==> flow/design.v <==
module pc_module(
    input [31:0] pc_in,
    input freeze,
    input clk,
    input rst,
    output reg [31:0] pc_out
);
always @(posedge clk, posedge rst) begin
    if (rst == 1) begin
        pc_out <= 0;
    end
    else if(freeze == 1) begin
        pc_out <= pc_out;
    end
    else begin
        pc_out <= pc_in;
    end
end
endmodule 
module adder(
    input [31:0] a,
    input [31:0] b,
    input rst,
    output [31:0] result
);
assign result = rst ? 32'b0: a+b;
endmodule  
module multiplexer(
    input [31:0] a,
    input [31:0] b,
    input select,
    output [31:0] out
);
assign out = select ? b : a;
endmodule  
module instruction_fetch(
    input clk,
    input rst,
    input freeze,
    input branch_taken,
    input [31:0] branch_adr,
    output [31:0] pc_out,
    output [31:0] imem_addr,
    input [31:0] imem_data,
    output [31:0] instruction 
);
wire [31:0] pc_wire;
wire [31:0] mux_out;
wire [31:0] pc_out_wire;
pc_module pcm(.pc_in    (mux_out),.freeze   (freeze && !branch_taken),.clk   (clk),.rst  (rst),.pc_out   (pc_wire));
multiplexer mux(.a  (pc_out_wire),.b    (branch_adr),.select    (branch_taken),.out     (mux_out));
adder adder(.a     (pc_wire),.b    (32'd4), .rst     (rst), .result    (pc_out_wire));
assign imem_addr = pc_wire;
assign instruction = rst ? 32'b0 : imem_data;
assign pc_out = rst ? 32'b0 : pc_out_wire;
endmodule
module instruction_fetch_register(
    input clk,
    input rst,
    input freeze,
    input flush,
    input [31:0] pc_in,
    input [31:0] instruction_in,
    output reg [31:0] pc,
    output reg [31:0] instruction
);
always@(posedge clk, posedge rst) begin
    if (rst) begin
        pc <= 32'b0;
        instruction <= 32'b0;			
    end else if (flush) begin
        pc <= 32'b0;
        instruction <= 32'b0;			
    end
    else if(freeze == 1'b0) begin
        pc <= pc_in;
        instruction <= instruction_in;
    end else begin
        pc <= pc;
        instruction <= instruction;
    end
end
endmodule  
module control_unit (
  input [1:0] mode,
  input [3:0] opcode,
  input s,
  output [3:0] execute_command,
  output mem_read, mem_write,
  output wb_enable,
  output b,
  output update_state
);
  assign update_state = s && mode == 2'b00;
  assign b = (opcode[3] == 1'b0 && mode == 2'b10) ? 1'b1 : 1'b0;
  assign wb_enable = ((mode == 2'b00 && (opcode == 4'b1101 || opcode == 4'b1111 || opcode == 4'b0100 || opcode == 4'b0101 || opcode == 4'b0010 || opcode == 4'b0110 || opcode == 4'b0000 || opcode == 4'b1100 || opcode == 4'b0001)) || (opcode == 4'b0100 && s == 1'b1 && mode == 2'b01)) ? 1'b1 : 0;
  assign mem_read = (opcode == 4'b0100 && mode == 2'b01 && s == 1'b1 ) ? 1 : 0;
  assign mem_write = (opcode == 4'b0100 && mode == 2'b01 && s == 1'b0 ) ? 1 : 0;
  assign execute_command = (opcode == 4'b1101 ? 4'b0001 : (opcode == 4'b1111 ? 4'b1001 : (opcode == 4'b0100 ? 4'b0010 :
   (opcode == 4'b0101 ? 4'b0011 : (opcode == 4'b0010 ? 4'b0100 : (opcode == 4'b0110 ?  4'b0101 : (opcode == 4'b0000 ? 4'b0110 : (opcode == 4'b1100 ? 4'b0111 :
   (opcode == 4'b0001 ? 4'b1000 : (opcode == 4'b1010 ? 4'b0100 : (opcode == 4'b1101 ? 4'b0110 : (opcode == 4'b1000 ? 4'b0110 : 4'b0))))))))))));
endmodule
module condition_check (
    input[3:0] condition,
    input[3:0] condState,
    output check
);
    assign check = ((condition == 4'b0000 && condState[2] == 1'b1) || (condition == 4'b0001 && condState[2] == 1'b0) || (condition == 4'b0010 && condState[1] == 1'b1)
    || (condition == 4'b0011 && condState[1] == 1'b0) || (condition == 4'b0100 && condState[3] == 1'b1) || (condition == 4'b0101 && condState[3] == 1'b0) 
    || (condition == 4'b0110 && condState[0] == 1'b1) || (condition == 4'b0111 && condState[0] == 1'b0) || (condition == 4'b1000 && condState[1] == 1'b1 && condState[2] == 1'b0)
    || (condition == 4'b1001 && (condState[1] == 1'b0 || condState[2] == 1'b1)) || (condition == 4'b1010 && condState[3] == condState[0]) || (condition == 4'b1011 && condState[3] != condState[0]) 
    || (condition == 4'b1100 && condState[2] == 1'b0 && condState[3] == condState[0]) || (condition == 4'b1101 && (condState[2] == 1'b1 || condState[3] != condState[0])) || (condition == 4'b1110) || (condition == 4'b1111)) ? 1'b1 : 1'b0;
endmodule
module register_file ( 
  input clk, rst,
  input[3:0] src1, src2, dest_wb, 
  input[31:0] result_wb, 
  input write_back_enable,
  output [31:0] reg1, reg2
);
  reg[31:0] regs[15:0];
  assign reg1 = (write_back_enable && dest_wb == src1) ? result_wb : regs[src1];
  assign reg2 = (write_back_enable && dest_wb == src2) ? result_wb : regs[src2];
  integer i;
	always @(posedge clk, posedge rst) begin
		if (rst) begin
			for (i = 0; i < 16; i = i + 1) begin
				regs[i] <= i;
			end
		end
		else if (write_back_enable) begin 
			regs[dest_wb] <= result_wb;
		end
	end
endmodule
module instrcution_decode(
    input clk,
    input rst,
    input [31:0] instruction,
    input [31:0] result_wb,
    input write_back_enable,
    input [3:0] dest_wb,
    input hazard,
    input [3:0] sr,
    input [31:0] pc_in,
    output wb_en,
    output mem_r_en,
    output mem_w_en,
    output b,
    output s,
    output [3:0] exec_cmd,
    output [31:0] val_rn,
    output [31:0] val_rm,
    output imm,
    output [11:0] shift_operand,
    output [23:0] signed_imm_24,
    output [3:0] dest,
    output [3:0] src1,
    output [3:0] src2,
    output two_src,
    output [31:0] pc_out
);
assign shift_operand = instruction[11:0];
assign imm = instruction[25];
assign signed_imm_24 = instruction[23:0];
assign pc_out = pc_in;
assign dest = instruction[15:12];
wire check;
wire[3:0] exec_cmd_wire;
wire mem_r_en_wire;
wire mem_w_en_wire;
wire wb_en_wire;
wire b_wire;
wire s_wire;
assign two_src = !instruction[25] || mem_w_en_wire;
control_unit cu(
    .mode   (instruction[27:26]),
    .opcode (instruction[24:21]),
    .s  (instruction[20]),
    .execute_command    (exec_cmd_wire),
    .mem_read   (mem_r_en_wire),
    .mem_write  (mem_w_en_wire),
    .wb_enable  (wb_en_wire),
    .b  (b_wire),
    .update_state   (s_wire)
);
condition_check cc(
    .condition  (instruction[31:28]),
    .condState  (sr),
    .check  (check)
);
wire cond_or_hazard;
assign cond_or_hazard = hazard || !check;
assign s = !cond_or_hazard ? s_wire : 0;
assign b = !cond_or_hazard ? b_wire : 0;
assign wb_en = !cond_or_hazard ? wb_en_wire : 0;
assign mem_w_en = !cond_or_hazard ? mem_w_en_wire : 0;
assign mem_r_en = !cond_or_hazard ? mem_r_en_wire : 0;
wire [3:0] src2_wire;
assign exec_cmd = !cond_or_hazard ? exec_cmd_wire : 0;
assign src1 = instruction[19:16];
assign src2 = src2_wire;
assign src2_wire = mem_w_en_wire ? dest : instruction[3:0];
register_file rf(
    .clk   (clk),
    .rst   (rst),
    .src1  (instruction[19:16]),
    .src2  (src2_wire),
    .dest_wb   (dest_wb),
    .result_wb (result_wb),
    .write_back_enable (write_back_enable),
    .reg1  (val_rn),
    .reg2  (val_rm)
);
endmodule  
module instruction_decode_register(
    input clk,
    input rst,
    input flush,
    input wb_en_in,
    input mem_r_en_in,
    input mem_w_en_in,
    input b_in,
    input s_in,
    input [3:0] exe_cmd_in,
    input [31:0] pc_in,
    input [31:0] val_rn_in,
    input [31:0] val_rm_in,
    input imm_in,
    input [11:0] shift_operand_in,
    input [23:0] signed_imm_24_in,
    input [3:0] dest_in,
    input [3:0] sr_in,
    input [3:0] src1_in,
    input [3:0] src2_in,
    output reg wb_en,
    output reg mem_r_en,
    output reg mem_w_en,
    output reg b,
    output reg s,
    output reg [3:0] exe_cmd,
    output reg [31:0] pc,
    output reg [31:0] val_rn,
    output reg [31:0] val_rm,
    output reg imm,
    output reg [11:0] shift_operand,
    output reg [23:0] signed_imm_24,
    output reg [3:0] dest,
    output reg [3:0] sr_out,
    output reg [3:0] src1_out,
    output reg [3:0] src2_out
);
always@(posedge clk, posedge rst) begin
    if (rst) begin
        wb_en <= 0;
        mem_r_en <= 0;
        mem_w_en <= 0;
        b <= 0;
        s <= 0;
        exe_cmd <= 0;
        pc <= 0;
        val_rm <= 0;
        val_rn <= 0;
        imm <= 0;
        shift_operand <= 0;
        signed_imm_24 <= 0;
        dest <= 0;
        src1_out <= 0;
        src2_out <= 0;
        sr_out <= 0;
    end else if (flush) begin
        wb_en <= 0;
        mem_r_en <= 0;
        mem_w_en <= 0;
        b <= 0;
        s <= 0;
        exe_cmd <= 0;
        pc <= 0;
        val_rm <= 0;
        val_rn <= 0;
        imm <= 0;
        shift_operand <= 0;
        signed_imm_24 <= 0;
        dest <= 0;
        src1_out <= 0;
        src2_out <= 0;
        sr_out <= 0;
    end else begin
        wb_en <= wb_en_in;
        mem_r_en <= mem_r_en_in;
        mem_w_en <= mem_w_en_in;
        b <= b_in;
        s <= s_in;
        exe_cmd <= exe_cmd_in;
        pc <= pc_in;
        val_rm <= val_rm_in;
        val_rn <= val_rn_in;
        imm <= imm_in;
        shift_operand <= shift_operand_in;
        signed_imm_24 <= signed_imm_24_in;
        dest <= dest_in;
        src1_out <= src1_in;
        src2_out <= src2_in;
        sr_out <= sr_in;
    end
end
endmodule  
module alu(
    input[3:0] exec_command,
    input[31:0] in1,
    input[31:0] in2,
    input carry_in,
    output[31:0] result,
    output c,
    output n,
    output z,
    output v
);
    wire [32:0] result_extend;
    wire [32:0] in1_extend;
    wire [32:0] in2_extend;
    assign in1_extend = {in1[31],in1};
    assign in2_extend = {in2[31],in2};
    assign result_extend = exec_command == 4'b0001 ? in2_extend : (exec_command == 4'b1001 ? ~in2_extend : (exec_command == 4'b0010 ? (in2_extend + in1_extend) : 
    (exec_command == 4'b0011 ? (in1_extend + in2_extend + carry_in) : (exec_command == 4'b0100 ? (in1_extend - in2_extend) : (exec_command == 4'b0101 ? (in1_extend - in2_extend - 1) : 
    (exec_command == 4'b0110 ? (in1_extend & in2_extend) : (exec_command == 4'b0111 ? (in1_extend | in2_extend) : (exec_command == 4'b1000 ? (in2_extend ^ in1_extend) : 
    (in1_extend))))))))) ;
    assign result = result_extend[31:0];
    assign c = result_extend[32] == 1'b1 && result_extend[31] == 1'b0;
    assign n = result[31];
    assign z = (result == 0);
    assign v = ((exec_command == 4'b0010 || exec_command == 4'b0011) && in1[31] == in2[31] && in1[31] != result[31]) || ((exec_command == 4'b0100 || exec_command == 4'b0101) && in1[31] == ~in2[31] && in1[31] != result[31]);
endmodule  
module val2_gen(
    input[31:0] val_rm,
    input imm,
    input mem_en,
    input [11:0] shift_operand,
    output reg [31:0] result
);
wire [31:0] imm8 = {24'b0, shift_operand[7:0]};
wire [4:0] imm_rot = {shift_operand[11:8], 1'b0};
wire [4:0] sh_amt = shift_operand[11:7];
wire [63:0] imm_dbl = {imm8, imm8} >> imm_rot;
wire [63:0] rm_dbl = {val_rm, val_rm} >> sh_amt;
always @(*) begin
    if(mem_en == 1) begin
       result = {20'b0, shift_operand};
    end
    else if (imm == 1) begin
        result = imm_dbl[31:0];
    end else if(imm == 0 && shift_operand[4] == 0) begin
        case (shift_operand[6:5])
            2'b00: result = val_rm << sh_amt;
            2'b01: result = val_rm >> sh_amt;
            2'b10: result = val_rm >>> sh_amt;
            default: result = rm_dbl[31:0];
        endcase
    end else begin
        result = val_rm;
    end
end
endmodule
module status_register(
    input clk,
    input rst,
    input n,
    input z,
    input c,
    input v,
    input s,
    output [3:0] cond
);
reg[3:0] cond_reg;
always @(posedge clk, posedge rst) begin
    if(rst == 1'b1) begin
        cond_reg <= 4'b0;
    end else if (s == 1'b1) begin
        cond_reg <= {n,z,c,v};
    end
end
assign cond = s == 1'b1 ? {n,z,c,v} : cond_reg;
endmodule
module execution(
    input clk,
    input rst,
    input s,
    input [3:0] exec_cmd,
    input mem_r_en, mem_w_en,
    input [31:0] pc,
    input [31:0] val_rn,val_rm,
    input imm,
    input [11:0] shift_operand,
    input [23:0] signed_imm_24,
    input [3:0] sr,
    output[31:0] alu_result,br_addr,
    output[3:0] status,
    output[31:0] val_rm_out
);
wire[31:0] signed_imm_24_extended;
assign signed_imm_24_extended = {signed_imm_24[23],signed_imm_24[23],signed_imm_24[23],signed_imm_24[23],signed_imm_24[23],signed_imm_24[23],signed_imm_24[23],signed_imm_24[23],signed_imm_24};
assign br_addr = pc + (signed_imm_24_extended << 2);
wire mem_en;
wire c,n,z,v;
assign mem_en = mem_r_en | mem_w_en;
wire [31:0] mux_before_alu_out_wire;
wire[31:0] val2_gen_wire;
val2_gen val2_gen(
    .val_rm (val_rm_out),
    .imm    (imm),
    .mem_en (mem_en),
    .shift_operand  (shift_operand),
    .result (val2_gen_wire)
);
alu alu(
    .exec_command (exec_cmd),
    .in1    (mux_before_alu_out_wire),
    .in2    (val2_gen_wire),
    .carry_in   (sr[1]),
    .result (alu_result),
    .c  (c),
    .n  (n),
    .z  (z),
    .v  (v)
);
status_register sreg(
    .clk   (clk),
    .rst   (rst),
    .n (n),
    .z (z),
    .c (c),
    .v (v),
    .s (s),
    .cond  (status)
);
assign val_rm_out = val_rm;
assign mux_before_alu_out_wire = val_rn;
endmodule 
module execution_register(
    input clk,
    input rst,
    input wb_en_in,
    input mem_r_en_in,
    input mem_w_en_in,
    input [31:0] alu_result_in,
    input [31:0] st_val_in,
    input [3:0] dest_in,
    output reg wb_en,
    output reg mem_r_en,
    output reg mem_w_en,
    output reg [31:0] alu_result,
    output reg [31:0] st_val,
    output reg [3:0] dest
);
always @(posedge clk, posedge rst) begin
    if (rst) begin
        wb_en <= 0;
        mem_r_en <= 0;
        mem_w_en <= 0;
        alu_result <= 0;
        st_val <= 0;
        dest <= 0;
    end else begin
        wb_en <= wb_en_in;
        mem_r_en <= mem_r_en_in;
        mem_w_en <= mem_w_en_in;
        alu_result <= alu_result_in;
        st_val <= st_val_in;
        dest <= dest_in;
    end
end
endmodule  
module memory_register(
    input clk,
    input rst,
    input wb_en_in,
    input mem_r_en_in,
    input [31:0] alu_result_in,
    input [31:0] mem_read_value_in,
    input [3:0] dest_in,
    output reg [31:0] alu_result,
    output reg [31:0] mem_read_value,
    output reg [3:0] dest,
    output reg wb_en,
    output reg mem_r_en
);
always @(posedge clk, posedge rst) begin
    if (rst) begin
        alu_result <= 0;
        mem_read_value <= 0;
        dest <= 0;
        wb_en <= 0;
        mem_r_en <= 0;
    end else begin
        dest <= dest_in;
        mem_read_value <= mem_read_value_in;
        alu_result <= alu_result_in;
        wb_en <= wb_en_in;
        mem_r_en <= mem_r_en_in;
    end
end
endmodule  
module write_back(
    input [31:0] alu_result,
    input [31:0] mem_result,
    input mem_r_en,
    output [31:0] out
);
assign out = mem_r_en ? mem_result : alu_result;
endmodule  
module hazard_detection_unit_old(
    input [3:0] src1,
    input [3:0] src2,
    input [3:0] exe_dest,
    input exe_wb_en,
    input mem_wb_en,
    input two_src,
    input [3:0] mem_dest,
    output reg hazard_detected
);
always @(*) begin
    if(mem_wb_en && src1 == mem_dest) begin
        hazard_detected <= 1;
    end else if(exe_wb_en && src1 == exe_dest) begin
        hazard_detected <= 1;
    end else if(two_src && mem_wb_en && src2 == mem_dest) begin
        hazard_detected <= 1;
    end else if(two_src && exe_wb_en && src2 == exe_dest) begin
        hazard_detected <= 1;
    end else begin
        hazard_detected <= 0;
    end
end
endmodule  
module ARM(
    input clk,
    input rst,
    output [31:0] imem_addr,
    input [31:0] imem_data,
    output [31:0] dmem_addr,
    output [31:0] dmem_wdata,
    output dmem_we,
    input [31:0] dmem_rdata
);
wire hazard;
wire branch_taken;
wire [31:0] branch_adr;
wire [31:0] pc_if_out;
wire [31:0] instruction_if_out;
instruction_fetch inst_fetch(
	.clk	(clk),
	.rst	(rst),
	.freeze	(hazard),
	.branch_taken	(branch_taken),
	.branch_adr	(branch_adr),
	.pc_out	(pc_if_out),
	.imem_addr	(imem_addr),
	.imem_data	(imem_data),
	.instruction	(instruction_if_out)
);
wire [31:0] pc_if_reg_out;
wire [31:0] instruction_if_reg_out;
instruction_fetch_register inst_fetch_reg(
	.clk	(clk),
	.rst	(rst),
	.freeze	(hazard),
	.flush	(branch_taken),
	.pc_in(pc_if_out),
	.instruction_in	(instruction_if_out),
	.pc	(pc_if_reg_out),
	.instruction	(instruction_if_reg_out)
);
wire[31:0] result_wb;
wire write_back_enable;
wire [3:0] dest_wb;
wire [3:0] sr;
wire wb_en_id_out;
wire mem_r_en_id_out;
wire mem_w_en_id_out;
wire b_id_out;
wire s_id_out;
wire [3:0] exec_cmd_id_out;
wire [31:0] val_rn_id_out;
wire [31:0] val_rm_id_out;
wire imm_id_out;
wire [11:0] shift_operand_id_out;
wire [23:0] signed_imm_24_id_out;
wire [3:0] dest_id_out;
wire [3:0] src1_id_out;
wire [3:0] src2_id_out;
wire two_src_id_out;
wire [31:0] pc_id_out;
instrcution_decode inst_decode(
	.clk	(clk),
	.rst	(rst),
	.instruction	(instruction_if_reg_out),
	.result_wb	(result_wb),
	.write_back_enable	(write_back_enable),
	.dest_wb	(dest_wb),
	.hazard	(hazard),
	.sr	(sr),
	.pc_in	(pc_if_reg_out),
	.wb_en	(wb_en_id_out),
	.mem_r_en	(mem_r_en_id_out),
	.mem_w_en	(mem_w_en_id_out),
	.b	(b_id_out),
	.s	(s_id_out),
	.exec_cmd	(exec_cmd_id_out),
	.val_rn	(val_rn_id_out),
	.val_rm	(val_rm_id_out),
	.imm		(imm_id_out),
	.shift_operand	(shift_operand_id_out),
	.signed_imm_24	(signed_imm_24_id_out),
	.dest	(dest_id_out),
	.src1	(src1_id_out),
	.src2	(src2_id_out),
	.two_src	(two_src_id_out),
	.pc_out	(pc_id_out)
);
wire wb_en_id_reg_out;
wire mem_r_en_id_reg_out;
wire mem_w_en_id_reg_out;
wire b_id_reg_out;
wire s_id_reg_out;
wire [3:0] exe_cmd_id_reg_out;
wire [31:0] pc_id_reg_out;
wire [31:0] val_rn_id_reg_out;
wire [31:0] val_rm_id_reg_out;
wire imm_id_reg_out;
wire [11:0] shift_operand_id_reg_out;
wire [23:0] signed_imm_24_id_reg_out;
wire [3:0] dest_id_reg_out;
wire [3:0] sr_id_reg_out;
wire [3:0] src1_id_reg_out;
wire [3:0] src2_id_reg_out;
instruction_decode_register inst_decode_reg(
	.clk	(clk),
	.rst	(rst),
	.flush	(branch_taken),
	.wb_en_in	(wb_en_id_out),
	.mem_r_en_in	(mem_r_en_id_out),
	.mem_w_en_in	(mem_w_en_id_out),
	.b_in	(b_id_out),
	.s_in	(s_id_out),
	.exe_cmd_in	(exec_cmd_id_out),
	.pc_in	(pc_id_out),
	.val_rn_in	(val_rn_id_out),
	.val_rm_in	(val_rm_id_out),
	.imm_in	(imm_id_out),
	.shift_operand_in	(shift_operand_id_out),
	.signed_imm_24_in	(signed_imm_24_id_out),
	.dest_in	(dest_id_out),
	.sr_in	(sr),
	.src1_in	(src1_id_out),
	.src2_in	(src2_id_out),
	.wb_en	(wb_en_id_reg_out),
	.mem_r_en	(mem_r_en_id_reg_out),
	.mem_w_en	(mem_w_en_id_reg_out),
	.b (branch_taken),
	.s (s_id_reg_out),
	.exe_cmd	(exe_cmd_id_reg_out),
	.pc	(pc_id_reg_out),
	.val_rn	(val_rn_id_reg_out),
	.val_rm	(val_rm_id_reg_out),
	.imm	(imm_id_reg_out),
	.shift_operand	(shift_operand_id_reg_out),
	.signed_imm_24	(signed_imm_24_id_reg_out),
	.dest	(dest_id_reg_out),
	.sr_out	(sr_id_reg_out),
	.src1_out	(src1_id_reg_out),
	.src2_out	(src2_id_reg_out)
);
wire [31:0] alu_result_exe_reg_out;
wire [31:0] alu_result_exe_out;
wire [31:0] val_rm_exe_out;
execution exe(
	.clk	(clk),
	.rst 	(rst),
	.s	(s_id_reg_out),
	.exec_cmd	(exe_cmd_id_reg_out),
	.mem_r_en	(mem_r_en_id_reg_out),
	.mem_w_en	(mem_w_en_id_reg_out),
	.pc	(pc_id_reg_out),
	.val_rn	(val_rn_id_reg_out),
	.val_rm	(val_rm_id_reg_out),
	.imm	(imm_id_reg_out),
	.shift_operand	(shift_operand_id_reg_out),
	.signed_imm_24	(signed_imm_24_id_reg_out),
	.sr	(sr_id_reg_out),
	.alu_result	(alu_result_exe_out),
	.br_addr	(branch_adr),
	.status	(sr),
	.val_rm_out	(val_rm_exe_out)
);
wire wb_en_exe_reg_out;
wire mem_r_en_exe_reg_out;
wire mem_w_en_exe_reg_out;
wire [3:0] dest_exe_reg_out;
wire [31:0] val_rm_exe_reg_out;
execution_register exe_reg(
	.clk	(clk),
	.rst	(rst),
	.wb_en_in	(wb_en_id_reg_out),
	.mem_r_en_in	(mem_r_en_id_reg_out),
	.mem_w_en_in	(mem_w_en_id_reg_out),
	.alu_result_in	(alu_result_exe_out),
	.st_val_in	(val_rm_exe_out),
	.dest_in	(dest_id_reg_out),
	.wb_en	(wb_en_exe_reg_out),
	.mem_r_en	(mem_r_en_exe_reg_out),
	.mem_w_en	(mem_w_en_exe_reg_out),
	.alu_result	(alu_result_exe_reg_out),
	.st_val	(val_rm_exe_reg_out),
	.dest	(dest_exe_reg_out)
);
wire [31:0] mem_result_out;
assign dmem_addr = alu_result_exe_reg_out;
assign dmem_wdata = val_rm_exe_reg_out;
assign dmem_we = mem_w_en_exe_reg_out;
assign mem_result_out = mem_r_en_exe_reg_out ? dmem_rdata : 32'b0;
wire [31:0] alu_result_mem_reg_out;
wire [31:0] mem_read_val_mem_reg_out;
wire mem_r_en_mem_reg_out;
memory_register mem_reg(
	.clk	(clk),
	.rst	(rst),
	.wb_en_in	(wb_en_exe_reg_out),
	.mem_r_en_in	(mem_r_en_exe_reg_out),
	.alu_result_in	(alu_result_exe_reg_out),
	.mem_read_value_in	(mem_result_out),
	.dest_in	(dest_exe_reg_out),
	.alu_result	(alu_result_mem_reg_out),
	.mem_read_value	(mem_read_val_mem_reg_out),
	.dest	(dest_wb),
	.wb_en	(write_back_enable),
	.mem_r_en	(mem_r_en_mem_reg_out)
);
write_back wb(
	.alu_result	(alu_result_mem_reg_out),
	.mem_result	(mem_read_val_mem_reg_out),
	.mem_r_en	(mem_r_en_mem_reg_out),
	.out	(result_wb)
);
hazard_detection_unit_old hdu(
	.src1	(src1_id_out),
	.src2	(src2_id_out),
	.exe_dest	(dest_id_reg_out),
	.exe_wb_en	(wb_en_id_reg_out),
	.mem_wb_en	(wb_en_exe_reg_out),
	.two_src	(two_src_id_out),
	.mem_dest	(dest_exe_reg_out),
	.hazard_detected	(hazard)
);
endmodule  
# Tool chain data of ARM
# The steps from the RTL of ARM to its reports follow in flow order.
# Lines are those of the file above, counted from 1.
# Operators: Yosys type, input widths -> output width; for muxes data width and select width s.
# Library cell names are shortened.
inputs:
  top_module: "ARM"
  clock: "clk"
  library: "sky130hd"
  pvt_corner: "tt_025C_1v80"

# Word-level counts
# Yosys after proc, flatten, opt, wreduce and memory -nomap, before mapping. Print and check cells are not counted. Equal cells are merged and count once.
bits:
  rom_bits: 0
  in_bits: 66
  out_inout_bits: 97
  latch_bits: 0
  regBits: 901
  clocked_rd_ports_x_width: 0
  wordCells: 332
  ramBits: 0
  n_memories: 0
op_classes:
  equal: 95
  muxes: 69
  div: 0
  compare: 0
  n_reduce_logical: 97
  multipliers: 0
  shift: 5
  add_sub_neg: 6
  logic: 15
ops:
  columns: ["op", "count"]
  rows:
  - ["$pmux 32 s16", 2]
  - ["$mux 32", 18]
  - ["$mux 33", 9]
  - ["$eq 4x4->1 const B", 39]
  - ["$pmux 32 s3", 1]
  - ["$eq 4x3->1 const B", 23]
  - ["$shr 64x5->32", 1]
  - ["$mux 4", 14]
  - ["$eq 4x2->1 const B", 11]
  - ["$shr 40x5->32", 1]
  - ["$logic_and 1x1->1", 39]
  - ["$add 32x32->33", 1]
  - ["$sub 32x32->33", 1]
  - ["$add 33x1->33", 1]
  - ["$sub 33x1->33 const B", 1]
  - ["$and 33x33->33", 1]
  - ["$or 33x33->33", 1]
  - ["$xor 33x33->33", 1]
  - ["$not 33->33", 1]
  - ["$reduce_and 2->1", 16]
  - ["$add 32x3->32 const B", 1]
  - ["$add 32x32->32", 1]
  - ["$shl 32x5->32", 1]
  - ["$shr 32x5->32", 1]
  - ["$sshr 32x5->32", 1]
  - ["$logic_not 32->1", 1]
  - ["$logic_or 1x1->1", 31]
  - ["$eq 4x1->1 const B", 6]
# Other operator kinds: 16; their cells: 62.

# Longest topological paths
# Yosys ltp: most cells in a row. Word level: on the elaborated netlist, between registers, memories and ports. Mapped: between sequential cells and ports; inverters and the memories' decode and read muxes count.
depth:
  ltp_word: 41
  ABC_AREA: 0
  mapped_depth: 38
  mapped_depth_nobuf: 29

# Mapped cells and area
# Yosys stat after the flow's synthesis: flattened, memories mapped to cells. It holds for the ABC_AREA given above (unset counts as 0); a run with the other value may have another netlist.
by_type:
  columns: ["cell", "count", "type_area_um2"]
  rows:
  - ["dfrtp_1", 857, 2.14E+04]
  - ["a21oi_1", 615, 3.08E+03]
  - ["nor2_1", 705, 2.65E+03]
  - ["a22oi_1", 333, 2.5E+03]
  - ["o21ai_0", 399, 2E+03]
  - ["nand2_1", 469, 1.76E+03]
  - ["ha_1", 129, 1.61E+03]
  - ["mux2i_1", 152, 1.52E+03]
  - ["clkbuf_1", 398, 1.49E+03]
  - ["mux2_2", 113, 1272.47]
  - ["mux4_2", 55, 1.24E+03]
  - ["a22o_1", 112, 980.941]
  - ["a221oi_1", 97, 849.565]
  - ["dfstp_2", 32, 840.806]
  - ["nand3_1", 161, 805.773]
  - ["a211oi_1", 98, 735.706]
  - ["nand4_1", 107, 669.392]
  - ["nor2b_1", 101, 631.856]
# Not listed: further types 106, cells in them 1387.
synth_totals:
  seq_area_um2: 22286.4
  yosys_area_um2: 56158.9
  buf_cells: 525
  stdcells: 6320
  flip_flops: 889
# The figures by module come from a second, unflattened synthesis with its own total; it is not the netlist above.
hier_totals:
  hier_cells: 6461
  area_unflattened_um2: 63783.7
# Each row is one instance without its submodules.
by_module:
  columns: ["mod", "mod_seq_area_um2", "n_cells", "instances", "mod_area_um2"]
  rows:
  - ["register_file", 12852.3, 2456, 1, 27931.8]
  - ["alu", 0.0, 1503, 1, 9554.2]
  - ["val2_gen", 0.0, 839, 1, 6511.2]
  - ["instruction_decode_register", 3953.8, 334, 1, 5036.1]
  - ["instruction_fetch_register", 1601.5, 207, 1, 2621.3]
  - ["adder", 0.0, 312, 1, 2098.3]
  - ["execution", 0.0, 258, 1, 1831.8]
  - ["execution_register", 1776.7, 72, 1, 1780.5]
  - ["memory_register", 1751.7, 71, 1, 1755.4]
  - ["pc_module", 800.8, 69, 1, 1348.8]
  - ["instrcution_decode", 0.0, 91, 1, 708.2]
  - ["instruction_fetch", 0.0, 74, 1, 650.6]
  - ["multiplexer", 0.0, 36, 1, 544.3]
  - ["write_back", 0.0, 36, 1, 544.3]
# Modules not listed: 5.

# Worst setup path after synthesis
# OpenSTA on the mapped netlist: ideal clock, no wires. The path of least setup slack (recovery checks aside). Input and output delay are each 20% of the period. Register names are those of the netlist, which keeps one name where synthesis merged equal registers.
synth_path:
  path_type: "in2reg"
  startpoint: "in rst"
  endpoint: "reg inst_fetch.pcm.pc_out[3]"
  setup_ps: 83
  path_delay_ps: 20085
  stages: 4
  t_arrival_ps: 22202
  launch_ps: 2200
  setup_slack_ps: -11284
  input_delay_ps: 2200
  tclk_ps: 11000
  required_ps: 10917
  path_buffers: 0
  period_less_setup_slack_ps: 22284
# "path_delay_ps" = arrival - input delay + setup time.
# "stages" counts driving pins, that of a launching flip-flop among them; a cell with two outputs on the path counts twice.
# "period_less_setup_slack_ps" = period - worst setup slack (recovery checks aside). The figure is calculated, with input and output delays left at 20% of the set period.
# The rows between start and end are the longest chain of elaborated cells between them; the timing report does not say that the signal goes this way. Where chains are equally long, one stands for them.
# A line is the first line of the expression or statement that the cell stems from. Yosys adds cells for indexed reads and writes and turns some case tables into memories.
# At most two assigning lines are given for a register; there are more.
synth_via:
  cell_sequence: "inv_1 -> and3_1 -> o21ai_0 -> o21ai_0"
  elab_chain_len: 2
  cone_cells: 2
  lines_between: 2
  classes_between: "mux: 2"
synth_lines:
  columns: ["item", "line_no", "source"]
  rows:
  - ["start: declaration", 537, "input rst,"]
  - ["$mux 32", 26, "assign result = rst ? 32'b0: a+b;"]
  - ["$mux 32", 34, "assign out = select ? b : a;"]
  - ["end: assignment", 13, "pc_out <= pc_out;"]
  - ["end: assignment", 16, "pc_out <= pc_in;"]
  - ["end: declaration", 6, "output reg [31:0] pc_out"]

# Worst path after layout
# From the final timing report of flow run A: the path of least setup slack in the routed layout; clock arrival at registers is part of the times.
# The path's times are printed in steps of 10 ps; the period is the one set.
layout_path:
  path_type: "reg2reg"
  startpoint: "reg inst_decode_reg.shift_operand[7]"
  endpoint: "reg inst_decode_reg.exe_cmd"
  setup_ps: 110
  stages: 27
  setup_slack_ps: 940
  required_ps: 11620
  launch_ps: 730
  t_arrival_ps: 10680
  path_buffers: 0
  tclk_ps: 11000
# An end named without its bit number is one bit of that signal or, where synthesis recoded a state register, one of its new flip-flops.
# The rows between start and end are the longest chain of elaborated cells between them; the timing report does not say that the signal goes this way. Where chains are equally long, one stands for them.
# At most two assigning lines are given for a register; there are more.
layout_via:
  cell_sequence: "dfrtp_4 -> inv_2 -> nand2_1 -> o21ai_0 -> mux4_2 -> nor2_1 -> a2111oi_0 -> a211oi_1 -> inv_1 -> ha_1 -> nor4_4 -> nand2_1 -> a2111oi_2 -> nor4_1 -> nor3b_2 -> nor4b_2 -> nand2_1 -> nor4_1 -> a211o_1 -> a221o_1 -> o221ai_1 -> nor4_1 -> nand3_2 -> and2_4 -> mux4_2 -> mux2_4 -> nor4_1"
  elab_chain_len: 39
  cone_cells: 83
  classes_between: "add/sub: 4; eq/ne: 5; shift: 5; mux: 17; logic: 10; reduce/logical: 42"
layout_lines:
  columns: ["item", "line_no", "source"]
  rows:
  - ["start: declaration", 246, "output reg [11:0] shift_operand,"]
  - ["start: assignment", 265, "shift_operand <= 0;"]
  - ["start: assignment", 299, "shift_operand <= shift_operand_in;"]
  - ["$shr 64x5->32", 345, "wire [63:0] rm_dbl = {val_rm, val_rm} >> sh_amt;"]
  - ["$pmux 32 s3", 353, "case (shift_operand[6:5])"]
  - ["$mux 32", 352, "end else if(imm == 0 && shift_operand[4] == 0) begin"]
  - ["$mux 32", 350, "else if (imm == 1) begin"]
  - ["$mux 32", 347, "if(mem_en == 1) begin"]
  - ["$xor 33x33->33", 326, "(exec_command == 4'b0110 ? (in1_extend & in2_extend) : (exec_command == 4'b0111 ? (in1_extend | in2_extend) : ..."]
  - ["$mux 33 x3", 326, null]
  - ["[9 not listed]", null, null]
  - ["$logic_and 1x1->1", 108, "assign check = ((condition == 4'b0000 && condState[2] == 1'b1) || (condition == 4'b0001 && condState[2] == 1'b ..."]
  - ["$logic_or 1x1->1 x15", 108, null]
  - ["$mux 1", 108, null]
  - ["$logic_not 1->1", 193, "assign cond_or_hazard = hazard || !check;"]
  - ["$logic_or 1x1->1", 193, null]
  - ["$mux 4", 200, "assign exec_cmd = !cond_or_hazard ? exec_cmd_wire : 0;"]
  - ["$mux 4", 271, "end else if (flush) begin"]
  - ["end: assignment", 277, "exe_cmd <= 0;"]
  - ["end: assignment", 294, "exe_cmd <= exe_cmd_in;"]
  - ["end: declaration", 241, "output reg [3:0] exe_cmd,"]
# Some nets on the timed path still bear RTL names; the line given drives or declares the net.
layout_named_nets:
  columns: ["net", "line_no", "source"]
  rows:
  - ["alu_result_exe_out[27]", 324, "assign result_extend = exec_command == 4'b0001 ? in2_extend : (exec_command == 4'b1001 ? ~in2_extend : (exec_c ..."]

# Below are 2 stored runs of the flow (Yosys, OpenROAD; platform sky130hd) on ARM, each with its settings and what was measured, unordered. Constraints: input delay and output delay 20% of the set period each, output load 0.01 pF.
# "achievedPeriod_ps" is the run's clock period less its worst setup slack. It is reckoned from that one timing run; input and output delays stay at 20% of the period that was set.
# "worst_path_allowed_less_slack_ps" is the time allowed to the run's worst setup path (the clock period less input and output delay, where it has them) less its slack. Clock arrival times count: a late capture clock shortens it, a late launch clock lengthens it.
# "worst_path_allowed_less_slack_ps" is known to 10 ps.
runs:
  - name: "flow run A"
    settings:
      CORE_UTILIZATION: 40
      period_ns: 11.0
      CAP_MARGIN: 20
      CORE_MARGIN: 2
      SLEW_MARGIN: 20
    results:
      synthArea_um2: 56158.9
      achievedPeriod_ps: 10060
      fin_hold_ws_ps: 393
      worst_path_allowed_less_slack_ps: 10060
      critical_path_type: "reg2reg"
      fin_tns_ps: 0
      fin_util_pct: 45.4
      design_die_area_um2: 143410.0
      post_route_stdcell_area_um2: 63276.9
      fin_ws_ps: 940
  - name: "flow run B"
    settings:
      CORE_UTILIZATION: 40
      period_ns: 7.28
      CAP_MARGIN: 20
      CORE_MARGIN: 2
      SLEW_MARGIN: 20
    results:
      fin_tns_ps: -10721
      achievedPeriod_ps: 8081
      post_route_stdcell_area_um2: 73783.3
      synthArea_um2: 56158.9
      fin_util_pct: 52.9
      fin_ws_ps: -801
      design_die_area_um2: 143410.0
      worst_path_allowed_less_slack_ps: 8080
      critical_path_type: "reg2reg"
      fin_hold_ws_ps: 375
